==> flow/design.v <==
module circle(input logic clk, input logic rst_n, input logic [2:0] colour,
              input logic [7:0] centre_x, input logic [6:0] centre_y, input logic [7:0] radius,
              input logic start, output logic done,
              output logic [7:0] vga_x, output logic [6:0] vga_y,
              output logic [2:0] vga_colour, output logic vga_plot);
logic y_increment, x_increment, crit1_increment, crit2_increment, loop_start, plot;
logic [9:0] offset_x, next_vgax, offset_y, next_vgay, crit;
logic [3:0] state, next_state, which_octant; 
assign vga_colour = colour; 
localparam x_dimension = 159; 
localparam y_dimension = 119;  
localparam RESET = 4'b0000;
localparam START_DRAWING = 4'b0001;
localparam BIG_LOOP = 4'b0010;
localparam OCTANT_1 = 4'b0011;
localparam OCTANT_2 = 4'b0100;
localparam OCTANT_3 = 4'b0101;
localparam OCTANT_4 = 4'b0110;
localparam OCTANT_5 = 4'b0111;
localparam OCTANT_6 = 4'b1000;
localparam OCTANT_7 = 4'b1001;
localparam OCTANT_8 = 4'b1010;
localparam INCREMENT_Y = 4'b1011;
localparam INCREMENT_CRIT1 = 4'b1100;
localparam INCREMENT_CRIT2 = 4'b1101;
localparam DONE_ALL = 4'b1110;
always_ff @(posedge clk or negedge rst_n) begin 
	if(!rst_n) state = RESET; 
	else state = next_state; 
end  
always_comb begin 
	if (plot ==1 && $signed(next_vgax) >= 0 && $signed(next_vgax) <= x_dimension && $signed(next_vgay) >= 0 && $signed(next_vgay) <= y_dimension)
		vga_plot = 1;
	else vga_plot = 0;
end
always_ff @(posedge clk) begin
	if(loop_start == 1) offset_y <= 10'd0; 
	else if (y_increment) offset_y <= offset_y + 10'd1;
	else offset_y <= offset_y;
end
always_ff @ (posedge clk) begin
	if(loop_start == 1) offset_x <= radius;
	else if (x_increment) offset_x <= offset_x - 10'd1;
	else offset_x <= offset_x;
end
always_ff @ (posedge clk) begin
	if(loop_start == 1) crit <= 10'd1 - radius;
	else if (crit1_increment) crit <= crit + (10'd2 * offset_y) + 10'd1; 
	else if (crit2_increment) crit <= crit + (10'd2 * (offset_y - offset_x)) + 10'd1;
	else crit <= crit;
end  
always_ff @(posedge clk) begin 
	if (loop_start == 1) begin
		next_vgax = centre_x + radius;
		next_vgay = centre_y; end
	else
	case(which_octant) 
	4'd1: begin
		next_vgax = centre_x + offset_x;
		next_vgay = centre_y + offset_y; end
	4'd2: begin
		next_vgax = centre_x + offset_y;
		next_vgay = centre_y + offset_x; end
	4'd3: begin
		next_vgax = centre_x - offset_x;
		next_vgay = centre_y + offset_y; end
	4'd4: begin
		next_vgax = centre_x - offset_y;
		next_vgay = centre_y + offset_x; end
	4'd5: begin
		next_vgax = centre_x - offset_x;
		next_vgay = centre_y - offset_y; end
	4'd6: begin
		next_vgax = centre_x - offset_y;
		next_vgay = centre_y - offset_x; end
	4'd7: begin
		next_vgax = centre_x + offset_x;
		next_vgay = centre_y - offset_y; end
	4'd8: begin
		next_vgax = centre_x + offset_y;
		next_vgay = centre_y - offset_x; end
	default:  begin
		next_vgax = next_vgax;
		next_vgay = next_vgay; end
	endcase
end  
assign vga_x = next_vgax[7:0];
assign vga_y = next_vgay[6:0];
always_comb begin
	case(state)
	RESET: begin
		if (start) begin
			next_state = START_DRAWING; 
			end
		else next_state = RESET;
		end
	START_DRAWING: begin 
			next_state = BIG_LOOP; end 
	BIG_LOOP: begin  
			if ($signed(offset_y) <= $signed(offset_x)) next_state = OCTANT_1;  
			else next_state = DONE_ALL; 
		end
	OCTANT_1: next_state = OCTANT_2; 
	OCTANT_2: next_state = OCTANT_3;  
	OCTANT_3: next_state = OCTANT_4; 
	OCTANT_4: next_state = OCTANT_5; 
	OCTANT_5: next_state = OCTANT_6; 
	OCTANT_6: next_state = OCTANT_7;  
	OCTANT_7: next_state = OCTANT_8; 
	OCTANT_8: next_state = INCREMENT_Y; 
	INCREMENT_Y: next_state = INCREMENT_CRIT1; 
	INCREMENT_CRIT1: begin 
		if($signed(crit) <= 0) next_state = BIG_LOOP; 
		else next_state = INCREMENT_CRIT2;  
		end
	INCREMENT_CRIT2: next_state = BIG_LOOP; 
	DONE_ALL: next_state = DONE_ALL;  
	default: next_state = RESET;  
	endcase
end  
always_comb begin
	case(state) 
	RESET: begin
		loop_start = 0;
		which_octant = 0;
		plot = 0;
		x_increment = 0;
		y_increment = 0;
		crit1_increment = 0;
		crit2_increment  = 0;
		done = 0;
		end
	START_DRAWING: begin
		loop_start = 1;
		which_octant = 0;
		plot = 0;
		x_increment = 0;
		y_increment = 0;
		crit1_increment = 0;
		crit2_increment  = 0;
		done = 0;
		end
	BIG_LOOP: begin
		loop_start = 0;
		which_octant = 0;
		plot = 0;
		x_increment = 0;
		y_increment = 0;
		crit1_increment = 0;
		crit2_increment  = 0;
		done = 0;
		end
	OCTANT_1: begin
		loop_start = 0;
		which_octant = 4'd1;
		plot = 1;
		x_increment = 0;
		y_increment = 0;
		crit1_increment = 0;
		crit2_increment  = 0;
		done = 0;
		end
	OCTANT_2: begin
		loop_start = 0;
		which_octant = 4'd2;
		plot = 1;
		x_increment = 0;
		y_increment = 0;
		crit1_increment = 0;
		crit2_increment  = 0;
		done = 0;
		end
	OCTANT_3: begin
		loop_start = 0;
		which_octant = 4'd3;
		plot = 1;
		x_increment = 0;
		y_increment = 0;
		crit1_increment = 0;
		crit2_increment  = 0;
		done = 0;
		end
	OCTANT_4: begin
		loop_start = 0;
		which_octant = 4'd4;
		plot = 1;
		x_increment = 0;
		y_increment = 0;
		crit1_increment = 0;
		crit2_increment  = 0;
		done = 0;
		end
	OCTANT_5: begin
		loop_start = 0;
		which_octant = 4'd5;
		plot = 1;
		x_increment = 0;
		y_increment = 0;
		crit1_increment = 0;
		crit2_increment  = 0;
		done = 0;
		end
	OCTANT_6: begin
		loop_start = 0;
		which_octant = 4'd6;
		plot = 1;
		x_increment = 0;
		y_increment = 0;
		crit1_increment = 0;
		crit2_increment  = 0;
		done = 0;
		end
	OCTANT_7: begin
		loop_start = 0;
		which_octant = 4'd7;
		plot = 1;
		x_increment = 0;
		y_increment = 0;
		crit1_increment = 0;
		crit2_increment  = 0;
		done = 0;
		end
	OCTANT_8: begin
		loop_start = 0;
		which_octant = 4'd8;
		plot = 1;
		x_increment = 0;
		y_increment = 0;
		crit1_increment = 0;
		crit2_increment  = 0;
		done = 0;
		end
	INCREMENT_Y: begin
		loop_start = 0;
		which_octant = 4'd8;
		plot = 1;
		x_increment = 0;
		y_increment = 1;
		crit1_increment = 0;
		crit2_increment  = 0;
		done = 0;
		end
	INCREMENT_CRIT1: begin
		if($signed(crit) <= 0) begin crit1_increment = 1; x_increment = 0; end 
		else begin x_increment = 1; crit1_increment = 0; end  
		loop_start = 0;
		which_octant = 0;
		plot = 0;
		y_increment = 0;
		crit2_increment  = 0;
		done = 0;
		end
	INCREMENT_CRIT2: begin
		loop_start = 0;
		which_octant = 0;
		plot = 0;
		x_increment = 0;
		y_increment = 0;
		crit1_increment = 0;
		crit2_increment  = 1;
		done = 0;
		end
	DONE_ALL: begin
		loop_start = 0;
		which_octant = 0;
		plot = 0;
		x_increment = 0;
		y_increment = 0;
		crit1_increment = 0;
		crit2_increment  = 0;
		done = 1;
		end
	default:  begin
		loop_start = 0;
		which_octant = 0;
		plot = 0;
		x_increment = 0;
		y_increment = 0;
		crit1_increment = 0;
		crit2_increment  = 0;
		done = 0;
		end
	endcase
end  
endmodule
module reuleaux(input logic clk, input logic rst_n, input logic [2:0] colour,
                input logic [7:0] centre_x, input logic [6:0] centre_y, input logic [7:0] diameter,
                input logic start, output logic done,
                output logic [7:0] vga_x, output logic [6:0] vga_y,
                output logic [2:0] vga_colour, output logic vga_plot);
localparam RESET = 4'b0000;
localparam CIRCLE_1 = 4'b0001;
localparam CIRCLE_2 = 4'b0010;
localparam CIRCLE_3 = 4'b0011;
localparam DONE = 4'b0100;
logic [7:0] corner_x1, corner_y1, corner_x2, corner_y2, corner_x3, corner_y3;
logic circle_1_start, circle_2_start, circle_3_start, circle_1_done, circle_2_done, circle_3_done, circle_1_plot, circle_2_plot, circle_3_plot; 
logic [7:0] circle_1_x, circle_2_x, circle_3_x;
logic [6:0] circle_1_y, circle_2_y, circle_3_y;
logic [3:0] state, next_state;
logic [2:0] circle_1_colour_out, circle_2_colour_out, circle_3_colour_out;
assign vga_colour = colour; 
assign corner_x1 = centre_x + (diameter / 2); 
assign corner_y1 = centre_y + (((diameter * 978122)/564719)/6);
assign corner_x2 = centre_x - (diameter / 2);
assign corner_y2 = centre_y + (((diameter * 978122)/564719)/6);
assign corner_x3 = centre_x;
assign corner_y3 = centre_y - (((diameter * 978122)/564719)/3);
circle circle_1(.clk(clk), .rst_n(rst_n),  .colour(colour),
	.centre_x(corner_x1), .centre_y(corner_y1), .radius(diameter),
	 .start(circle_1_start), .done(circle_1_done), .vga_x(circle_1_x), .vga_y(circle_1_y), 
	.vga_colour(circle_1_colour_out), .vga_plot(circle_1_plot) );
circle circle_2(.clk(clk), .rst_n(rst_n),  .colour(colour),
	.centre_x(corner_x2), .centre_y(corner_y2), .radius(diameter),
	 .start(circle_2_start), .done(circle_2_done), .vga_x(circle_2_x), .vga_y(circle_2_y), 
	.vga_colour(circle_2_colour_out), .vga_plot(circle_2_plot) );
circle circle_3(.clk(clk), .rst_n(rst_n),  .colour(colour),
	.centre_x(corner_x3), .centre_y(corner_y3), .radius(diameter),
	 .start(circle_3_start), .done(circle_3_done), .vga_x(circle_3_x), .vga_y(circle_3_y), 
	.vga_colour(circle_3_colour_out), .vga_plot(circle_3_plot) );
always_comb begin 
	if (circle_1_plot ==1 
			&& $signed(circle_1_x) >= $signed(0) 
			&& $signed(circle_1_x) <= $signed(corner_x3) 
			&& (circle_1_y) >= (corner_y3) 
			&& (circle_1_y) <= (corner_y2) 
		) begin
		vga_x = circle_1_x;
		vga_y = circle_1_y;
		vga_plot = circle_1_plot;
		end
	else if (circle_2_plot == 1 
			&& $signed(circle_2_x) >= $signed(corner_x3)
			&& $signed(circle_2_x) <= $signed(corner_x1) 
			&& (circle_2_y) >= (corner_y3) 
			&& (circle_2_y) <= (corner_y1) 
		) begin
		vga_x = circle_2_x;
		vga_y = circle_2_y;
		vga_plot = circle_2_plot;
		end
	else if (circle_3_plot == 1
			&& $signed(circle_3_x) >= $signed(corner_x2)
			&& $signed(circle_3_x) <= $signed(corner_x1)
			&& (circle_3_y) >= (corner_y3) 
			&& (circle_3_y) <= (corner_y1 + diameter) 
			) begin
		vga_x = circle_3_x;
		vga_y = circle_3_y;
		vga_plot = circle_3_plot;
		end
	else begin 
		vga_x = 0;
		vga_y = 0;
		vga_plot = 0;
		end
end
always_ff @(posedge clk or negedge rst_n) begin 
	if(!rst_n) state = RESET; 
	else state = next_state; 
end  
always_comb begin
	case(state)
	RESET: begin
		if (start) next_state = CIRCLE_1;
		else next_state = RESET;
		end
	CIRCLE_1: begin
		if (circle_1_done) next_state = CIRCLE_2;
		else next_state = CIRCLE_1;
		end
	CIRCLE_2: begin
		if (circle_2_done) next_state = CIRCLE_3;
		else next_state = CIRCLE_2;
		end
	CIRCLE_3: begin
		if (circle_3_done) next_state = DONE;
		else next_state = CIRCLE_3;
		end
	DONE: next_state = DONE;
	default: next_state = RESET;
	endcase
end
always_comb begin  
	case(state)
	RESET: begin
		circle_1_start = 0;
		circle_2_start = 0;
		circle_3_start = 0;
		done = 0; end
	CIRCLE_1:  begin
		circle_1_start = 1;
		circle_2_start = 0;
		circle_3_start = 0;
		done = 0; end
	CIRCLE_2: begin
		circle_1_start = 0;
		circle_2_start = 1;
		circle_3_start = 0;
		done = 0; end
	CIRCLE_3: begin
		circle_1_start = 0;
		circle_2_start = 0;
		circle_3_start = 1;
		done = 0; end
	DONE: begin
		circle_1_start = 0;
		circle_2_start = 0;
		circle_3_start = 0;
		done = 1; end
	default:  begin
		circle_1_start = 0;
		circle_2_start = 0;
		circle_3_start = 0;
		done = 0; end
	endcase
end  
endmodule
Memo
Re: synthesis data of reuleaux

From RTL to reports: reuleaux
Each step is given for the RTL above and for the edited RTL. Lines under "original" count in the file above, lines under "edited" in the edited file. "difference" is "edited" less "original", of the values as shown; "relative change" is that difference over "original", in percent. Cell names lack the library's common part. The mark - stands for no value.

Top: reuleaux. Clock port: clk. Cell library: sky130hd. Timing corner: tt_025C_1v80.

Diff
Unified diff, file above to edited file. A script made this edit. It changes what the design does and was not meant as an optimisation.

```diff
@@ -287,6 +287,8 @@
                 input logic [7:0] centre_x, input logic [6:0] centre_y, input logic [7:0] diameter,
                 input logic start, output logic done,
-                output logic [7:0] vga_x, output logic [6:0] vga_y,
+                output logic [7:0] vga_x_pin, output logic [6:0] vga_y,
                 output logic [2:0] vga_colour, output logic vga_plot);
+logic [7:0] vga_x;
+always_ff @(posedge clk) vga_x_pin <= vga_x;
 localparam RESET = 4'b0000;
 localparam CIRCLE_1 = 4'b0001;
```

After elaboration
Counts by Yosys on the flattened word-level netlist (proc, flatten, opt, wreduce; memories kept). Register bits leave out memories and registers merged into their read ports (data or address). Print and check cells are left out. Cells with the same type and inputs are merged into one.

Bit counts: input port bits (original 29, edited 29, difference 0, relative change 0.00%); register bits (original 165, edited 173, difference +8, relative change +4.85%); word-level cells (original 346, edited 347, difference +1, relative change +0.29%).

Cells by class: $add $sub $neg (original 54, edited 54, difference 0, relative change 0.00%); equal/unequal tests (original 70, edited 70, difference 0, relative change 0.00%); multiply operators (original 1, edited 1, difference 0, relative change 0.00%); divide/modulo/power cells (original 3, edited 3, difference 0, relative change 0.00%); $lt $le $gt $ge (original 30, edited 30, difference 0, relative change 0.00%); reductions and logical operators (original 73, edited 73, difference 0, relative change 0.00%); muxes and demuxes (original 90, edited 90, difference 0, relative change 0.00%).

Operators by type and width: 2-to-1 mux 1 bit (original 42, edited 42, difference 0, relative change 0.00%); OR reduction 2 bit (original 30, edited 30, difference 0, relative change 0.00%); == test 4 x 3 -> 1 bit (second input constant) (original 24, edited 24, difference 0, relative change 0.00%); == test 4 bit (second input constant) (original 24, edited 24, difference 0, relative change 0.00%); logical AND 1 bit (original 24, edited 24, difference 0, relative change 0.00%); == test 4 x 2 -> 1 bit (second input constant) (original 12, edited 12, difference 0, relative change 0.00%); 2-to-1 mux 10 bit (original 12, edited 12, difference 0, relative change 0.00%); adder 10 x 1 -> 10 bit (second input constant) (original 9, edited 9, difference 0, relative change 0.00%); 2-to-1 mux 8 bit (original 9, edited 9, difference 0, relative change 0.00%); adder 10 bit (original 6, edited 6, difference 0, relative change 0.00%); adder 7 x 10 -> 10 bit (original 6, edited 6, difference 0, relative change 0.00%); adder 8 x 10 -> 10 bit (original 6, edited 6, difference 0, relative change 0.00%); == test 4 x 1 -> 1 bit (second input constant) (original 6, edited 6, difference 0, relative change 0.00%); >= comparator 10 x 1 -> 1 bit (second input constant) (original 6, edited 6, difference 0, relative change 0.00%); 2-to-1 mux 4 bit (original 6, edited 6, difference 0, relative change 0.00%); 2-to-1 mux 7 bit (original 6, edited 6, difference 0, relative change 0.00%); case mux 10 bit (select 4 bit) (original 6, edited 6, difference 0, relative change 0.00%); nonzero test 5 bit (original 6, edited 6, difference 0, relative change 0.00%); subtractor 7 x 10 -> 10 bit (original 6, edited 6, difference 0, relative change 0.00%); subtractor 8 x 10 -> 10 bit (original 6, edited 6, difference 0, relative change 0.00%); zero test 4 bit (original 4, edited 4, difference 0, relative change 0.00%); adder 8 x 8 -> 9 bit (original 3, edited 3, difference 0, relative change 0.00%); >= comparator 7 x 8 -> 1 bit (original 3, edited 3, difference 0, relative change 0.00%); less-or-equal comparator 10 x 1 -> 1 bit (second input constant) (original 3, edited 3, difference 0, relative change 0.00%); less-or-equal comparator 10 bit (original 3, edited 3, difference 0, relative change 0.00%); less-or-equal comparator 10 x 8 -> 1 bit (second input constant) (original 3, edited 3, difference 0, relative change 0.00%); less-or-equal comparator 10 x 9 -> 1 bit (second input constant) (original 3, edited 3, difference 0, relative change 0.00%); less-or-equal comparator 7 x 8 -> 1 bit (original 3, edited 3, difference 0, relative change 0.00%).

The list need not be complete.

Longest topological paths
Depth = most cells in a row (Yosys ltp): at word level without a register or memory, in the mapped netlist without a sequential cell, where the memories' decode and read muxes count.

Logic depth: depth after elaboration (original 15, edited 15, difference 0, relative change 0.00%); ABC_AREA (original 0, edited 0); mapped depth (original 84, edited 83, difference -1, relative change -1.19%).

After synthesis
The flow's flattened synthesis, as Yosys stat reports it; memories are mapped. The netlist is that of the ABC_AREA named above (0 if unset); the other value can give another one.

Synthesis totals: synthesis area (um2) (original 29986.3, edited 29754.8, difference -231.5, relative change -0.77%); mapped cells (original 3847, edited 3765, difference -82, relative change -2.13%); mapped flip-flops (original 200, edited 208, difference +8, relative change +4.00%); buffer cells (original 152, edited 139, difference -13, relative change -8.55%).

Cells by type: o21ai_0 (original 285, edited 257, difference -28, relative change -9.82%); nand2_1 (original 292, edited 269, difference -23, relative change -7.88%); and3_1 (original 21, edited 37, difference +16, relative change +76.19%); nor4_1 (original 40, edited 25, difference -15, relative change -37.50%); or3_1 (original 51, edited 37, difference -14, relative change -27.45%); a21oi_1 (original 318, edited 331, difference +13, relative change +4.09%); clkbuf_1 (original 112, edited 101, difference -11, relative change -9.82%); o211ai_1 (original 22, edited 33, difference +11, relative change +50.00%); o2111ai_1 (original 16, edited 5, difference -11, relative change -68.75%); xnor2_1 (original 249, edited 239, difference -10, relative change -4.02%); a211oi_1 (original 44, edited 53, difference +9, relative change +20.45%); a31oi_1 (original 38, edited 29, difference -9, relative change -23.68%); inv_1 (original 289, edited 281, difference -8, relative change -2.77%); nand2b_1 (original 57, edited 65, difference +8, relative change +14.04%); and2_1 (original 49, edited 41, difference -8, relative change -16.33%); dfxtp_1 (original 45, edited 53, difference +8, relative change +17.78%); o211a_1 (original 18, edited 10, difference -8, relative change -44.44%); a22o_1 (original 10, edited 2, difference -8, relative change -80.00%).

The list need not be complete. The figures by module come from a second, unflattened synthesis with its own total; it is not the netlist above.

Second synthesis, totals: cell total of the unflattened synthesis (original 4270, edited 4278, difference +8, relative change +0.19%); area total of the unflattened synthesis (um2) (original 33369.5, edited 33529.7, difference +160.2, relative change +0.48%).

Each row is one instance without its submodules.

Modules, original: circle (cells 693, instances 3, sequential area 1727.9 um2, area 5903.2 um2); reuleaux (cells 2191, instances 1, sequential area 126.4 um2, area 15660.0 um2).

Modules, edited: circle (cells 693, instances 3, sequential area 1727.9 um2, area 5903.2 um2); reuleaux (cells 2199, instances 1, sequential area 286.5 um2, area 15820.2 um2).

Path before layout
OpenSTA on the mapped netlist: ideal clock, no wires. The path of least setup slack (recovery checks aside). Input and output delay are each 20% of the period. Register names are those of the netlist, which keeps one name where synthesis merged equal registers.

Path post-synthesis: path type (original input-to-output, edited input-to-output); start point (original input diameter[6], edited input diameter[6]); end point (original output vga_x[0], edited output vga_y[5]); launch time at the first pin (ps) (original 6800, edited 6800, difference 0, relative change 0.00%); external output delay (ps) (original 6800, edited 6800, difference 0, relative change 0.00%); driving pins on the path (original 74, edited 74, difference 0, relative change 0.00%); path delay (ps) (original 16648, edited 16733, difference +85, relative change +0.51%); arrival time (ps) (original 23448, edited 23533, difference +85, relative change +0.36%); buffers on the path (original 10, edited 6, difference -4, relative change -40.00%); path slack (ps) (original 3752, edited 3667, difference -85); period (ps) (original 34000, edited 34000, difference 0, relative change 0.00%); synthesis period reached (ps) (original 30248, edited 30333, difference +85, relative change +0.28%).

"path delay" = arrival - input delay + setup time. A path that ends at an output port has no setup time. "driving pins on the path" counts driving pins, that of a launching flip-flop among them; a cell with two outputs on the path counts twice. "synthesis period reached" is the clock period less the worst setup slack; recovery checks do not enter. This is arithmetic on one report: input and output delays are still those of the set period (20% each). Between the ends stands the longest chain of elaborated cells between them, by number of cells; it is not shown to be the way that was timed. Of several equally long chains one is given. A line is the first line of the expression or statement that the cell stems from. Yosys adds cells for indexed reads and writes and turns some case tables into memories.

On the way, post-synthesis, original:
Cells stage by stage: clkbuf_1 > inv_1 > ha_1 > inv_1 > fa_1 > inv_1 > fa_1 > inv_1 > fa_1 > inv_1 > ha_1 > clkbuf_1 > a21oi_1 > o21ai_1 > a211oi_2 > o22ai_2 > or3_1 > or4_1 > [38 not listed] > or3_1 > a211o_1 > ha_1 > fa_1 > ha_1 > a21o_1 > a21o_1 > a21oi_1 > o21ai_0 > a21o_1 > a21oi_1 > a31oi_1 > o311ai_0 > and2_1 > clkbuf_1 > clkbuf_1 > a22oi_1 > o21ai_0. For cells in the longest elaborated chain the number is 10. The figure for elaborated cells between the ends (all ways) is 30. Those cells by class: add/sub (5); mul (1); div (3); compare (9); mux (3); reduce/logical (9).

RTL lines, path post-synthesis, original: start, declared (line 287) `input logic [7:0] centre_x, input logic [6:0] centre_y, input logic [7:0] diameter,`; multiplier 8 x 19 -> 27 bit (line 304) `assign corner_y1 = centre_y + (((diameter * 978122)/564719)/6);`; divider 32 x 20 -> 32 bit (line 304); divider 32 x 3 -> 32 bit (line 304); adder 7 x 8 -> 8 bit (line 304); adder 8 bit (line 346) `&& (circle_3_y) <= (corner_y1 + diameter)`; less-or-equal comparator 7 x 8 -> 1 bit (line 346); logical AND 1 bit (line 342) `else if (circle_3_plot == 1`; 2-to-1 mux 8 bit (line 342); 2-to-1 mux 8 bit (line 332) `else if (circle_2_plot == 1`; 2-to-1 mux 8 bit (line 322) `if (circle_1_plot ==1`; end, declared (line 289) `output logic [7:0] vga_x, output logic [6:0] vga_y,`.

On the way, post-synthesis, edited:
Cells stage by stage: clkbuf_1 > inv_1 > ha_1 > inv_1 > fa_1 > inv_1 > fa_1 > inv_1 > fa_1 > inv_1 > ha_1 > buf_2 > a21oi_2 > o211ai_1 > and3_1 > or4_1 > nor3_1 > nand2_1 > [38 not listed] > nor2_1 > o311ai_1 > ha_1 > fa_1 > ha_1 > a21o_1 > a21o_1 > a21oi_1 > o21ai_0 > a21o_1 > a21oi_1 > a211oi_1 > nand3_1 > nand4_1 > nor2_1 > clkbuf_1 > a22oi_1 > o21ai_0. For cells in the longest elaborated chain the number is 10. The figure for elaborated cells between the ends (all ways) is 30. Those cells by class: add/sub (5); mul (1); div (3); compare (9); mux (3); reduce/logical (9).

RTL lines, path post-synthesis, edited: start, declared (line 287) `input logic [7:0] centre_x, input logic [6:0] centre_y, input logic [7:0] diameter,`; multiplier 8 x 19 -> 27 bit (line 306) `assign corner_y1 = centre_y + (((diameter * 978122)/564719)/6);`; divider 32 x 20 -> 32 bit (line 306); divider 32 x 3 -> 32 bit (line 306); adder 7 x 8 -> 8 bit (line 306); adder 8 bit (line 348) `&& (circle_3_y) <= (corner_y1 + diameter)`; less-or-equal comparator 7 x 8 -> 1 bit (line 348); logical AND 1 bit (line 344) `else if (circle_3_plot == 1`; 2-to-1 mux 7 bit (line 344); 2-to-1 mux 7 bit (line 334) `else if (circle_2_plot == 1`; 2-to-1 mux 7 bit (line 324) `if (circle_1_plot ==1`; end, declared (line 289) `output logic [7:0] vga_x_pin, output logic [6:0] vga_y,`.

Timing after layout
Path of least setup slack in the final report of each run of pair 1 (OpenROAD, finished layout, wires in). Where an end is a register, its clock arrival counts in the times. The path's times are printed in steps of 10 ps; the period is the one set.

Path post-layout: path type (original input-to-output, edited input-to-output); start point (original input diameter[6], edited input diameter[7]); end point (original output vga_x[3], edited output vga_y[5]); external output delay (ps) (original 6800, edited 6800, difference 0, relative change 0.00%); driving pins on the path (original 71, edited 72, difference +1, relative change +1.41%); arrival time (ps) (original 26210, edited 26150, difference -60, relative change -0.23%); period (ps) (original 34000, edited 34000, difference 0, relative change 0.00%); path slack (ps) (original 990, edited 1050, difference +60); buffers on the path (original 6, edited 7, difference +1, relative change +16.67%); launch time at the first pin (ps) (original 6800, edited 6800, difference 0, relative change 0.00%).

Between the ends stands the longest chain of elaborated cells between them, by number of cells; it is not shown to be the way that was timed. Of several equally long chains one is given.

On the way, post-layout, original:
Cells stage by stage: clkdlybuf4s50_1 > inv_1 > ha_1 > inv_1 > fa_1 > inv_1 > fa_1 > inv_1 > fa_1 > inv_1 > ha_1 > a21oi_1 > o21ai_1 > a211oi_2 > o22ai_2 > or3_1 > or4_1 > a31oi_1 > [35 not listed] > or3_1 > a211o_1 > ha_1 > fa_2 > ha_1 > a21o_1 > a21o_1 > a21oi_1 > o21ai_0 > a21o_1 > a21oi_2 > a31oi_2 > o311ai_0 > and2_1 > buf_4 > a22oi_1 > o21ai_1 > clkdlybuf4s50_1. For cells in the longest elaborated chain the number is 10. The figure for elaborated cells between the ends (all ways) is 30. Those cells by class: add/sub (5); mul (1); div (3); compare (9); mux (3); reduce/logical (9).

RTL lines, path post-layout, original: start, declared (line 287) `input logic [7:0] centre_x, input logic [6:0] centre_y, input logic [7:0] diameter,`; multiplier 8 x 19 -> 27 bit (line 304) `assign corner_y1 = centre_y + (((diameter * 978122)/564719)/6);`; divider 32 x 20 -> 32 bit (line 304); divider 32 x 3 -> 32 bit (line 304); adder 7 x 8 -> 8 bit (line 304); adder 8 bit (line 346) `&& (circle_3_y) <= (corner_y1 + diameter)`; less-or-equal comparator 7 x 8 -> 1 bit (line 346); logical AND 1 bit (line 342) `else if (circle_3_plot == 1`; 2-to-1 mux 8 bit (line 342); 2-to-1 mux 8 bit (line 332) `else if (circle_2_plot == 1`; 2-to-1 mux 8 bit (line 322) `if (circle_1_plot ==1`; end, declared (line 289) `output logic [7:0] vga_x, output logic [6:0] vga_y,`.

On the way, post-layout, edited:
Cells stage by stage: clkdlybuf4s50_1 > buf_4 > ha_1 > inv_1 > fa_1 > fa_1 > fa_1 > inv_1 > ha_1 > a21oi_1 > o21ai_0 > o31ai_1 > o311ai_4 > xor2_1 > nand2_1 > o211a_1 > a2111oi_1 > o221ai_1 > [36 not listed] > o311ai_1 > ha_1 > fa_2 > ha_1 > a21o_1 > a21o_1 > a21oi_1 > o21ai_0 > a21o_1 > a21oi_1 > a211oi_1 > nand3_1 > nand4_1 > nor2_4 > buf_4 > a22oi_1 > o21ai_1 > clkdlybuf4s50_1. For cells in the longest elaborated chain the number is 10. The figure for elaborated cells between the ends (all ways) is 30. Those cells by class: add/sub (5); mul (1); div (3); compare (9); mux (3); reduce/logical (9).

RTL lines, path post-layout, edited: start, declared (line 287) `input logic [7:0] centre_x, input logic [6:0] centre_y, input logic [7:0] diameter,`; multiplier 8 x 19 -> 27 bit (line 306) `assign corner_y1 = centre_y + (((diameter * 978122)/564719)/6);`; divider 32 x 20 -> 32 bit (line 306); divider 32 x 3 -> 32 bit (line 306); adder 7 x 8 -> 8 bit (line 306); adder 8 bit (line 348) `&& (circle_3_y) <= (corner_y1 + diameter)`; less-or-equal comparator 7 x 8 -> 1 bit (line 348); logical AND 1 bit (line 344) `else if (circle_3_plot == 1`; 2-to-1 mux 7 bit (line 344); 2-to-1 mux 7 bit (line 334) `else if (circle_2_plot == 1`; 2-to-1 mux 7 bit (line 324) `if (circle_1_plot ==1`; end, declared (line 289) `output logic [7:0] vga_x_pin, output logic [6:0] vga_y,`.

Measured runs
Both versions went through the flow (Yosys, OpenROAD) with the same settings in each pair. Constraints: input delay and output delay 20% of the set period each, output load 0.01 pF.

Flow settings, pair 1:
CORE_UTILIZATION: 40. The entry for period_ns reads 34.0. CAP_MARGIN: 20. The entry for CORE_MARGIN reads 2. For SLEW_MARGIN the number is 20.

Final reports, pair 1: standard-cell area after layout (um2) (original 32746.4, edited 32855.3, difference +108.9, relative change +0.33%); worst setup slack after layout (ps) (original 992, edited 1051, difference +59); area inside the die boundary (um2) (original 77172.8, edited 76585.0, difference -587.8, relative change -0.76%); final worst hold slack (ps) (original 391, edited 396, difference +5); netlist area reported by Yosys (um2) (original 29986.3, edited 29754.8, difference -231.5, relative change -0.77%); total negative slack (ps) (original 0, edited 0, difference 0).

Flow settings, pair 2:
Under CORE_ASPECT_RATIO stands 0.51. The entry for CORE_MARGIN reads 8. CORE_UTILIZATION: 60. PLACE_DENSITY: 0.64. The figure for SETUP_SLACK_MARGIN is 5.0. The entry for period_ns reads 42.8. CAP_MARGIN: 20. For SLEW_MARGIN the number is 20.

Final reports, pair 2: standard-cell area after layout (um2) (original 32556.2, edited 32693.9, difference +137.7, relative change +0.42%); worst setup slack after layout (ps) (original 5308, edited 5231, difference -77); area inside the die boundary (um2) (original 57795.9, edited 57381.7, difference -414.2, relative change -0.72%); final worst hold slack (ps) (original 398, edited 384, difference -14); netlist area reported by Yosys (um2) (original 29986.3, edited 29754.8, difference -231.5, relative change -0.77%); total negative slack (ps) (original 0, edited 0, difference 0).
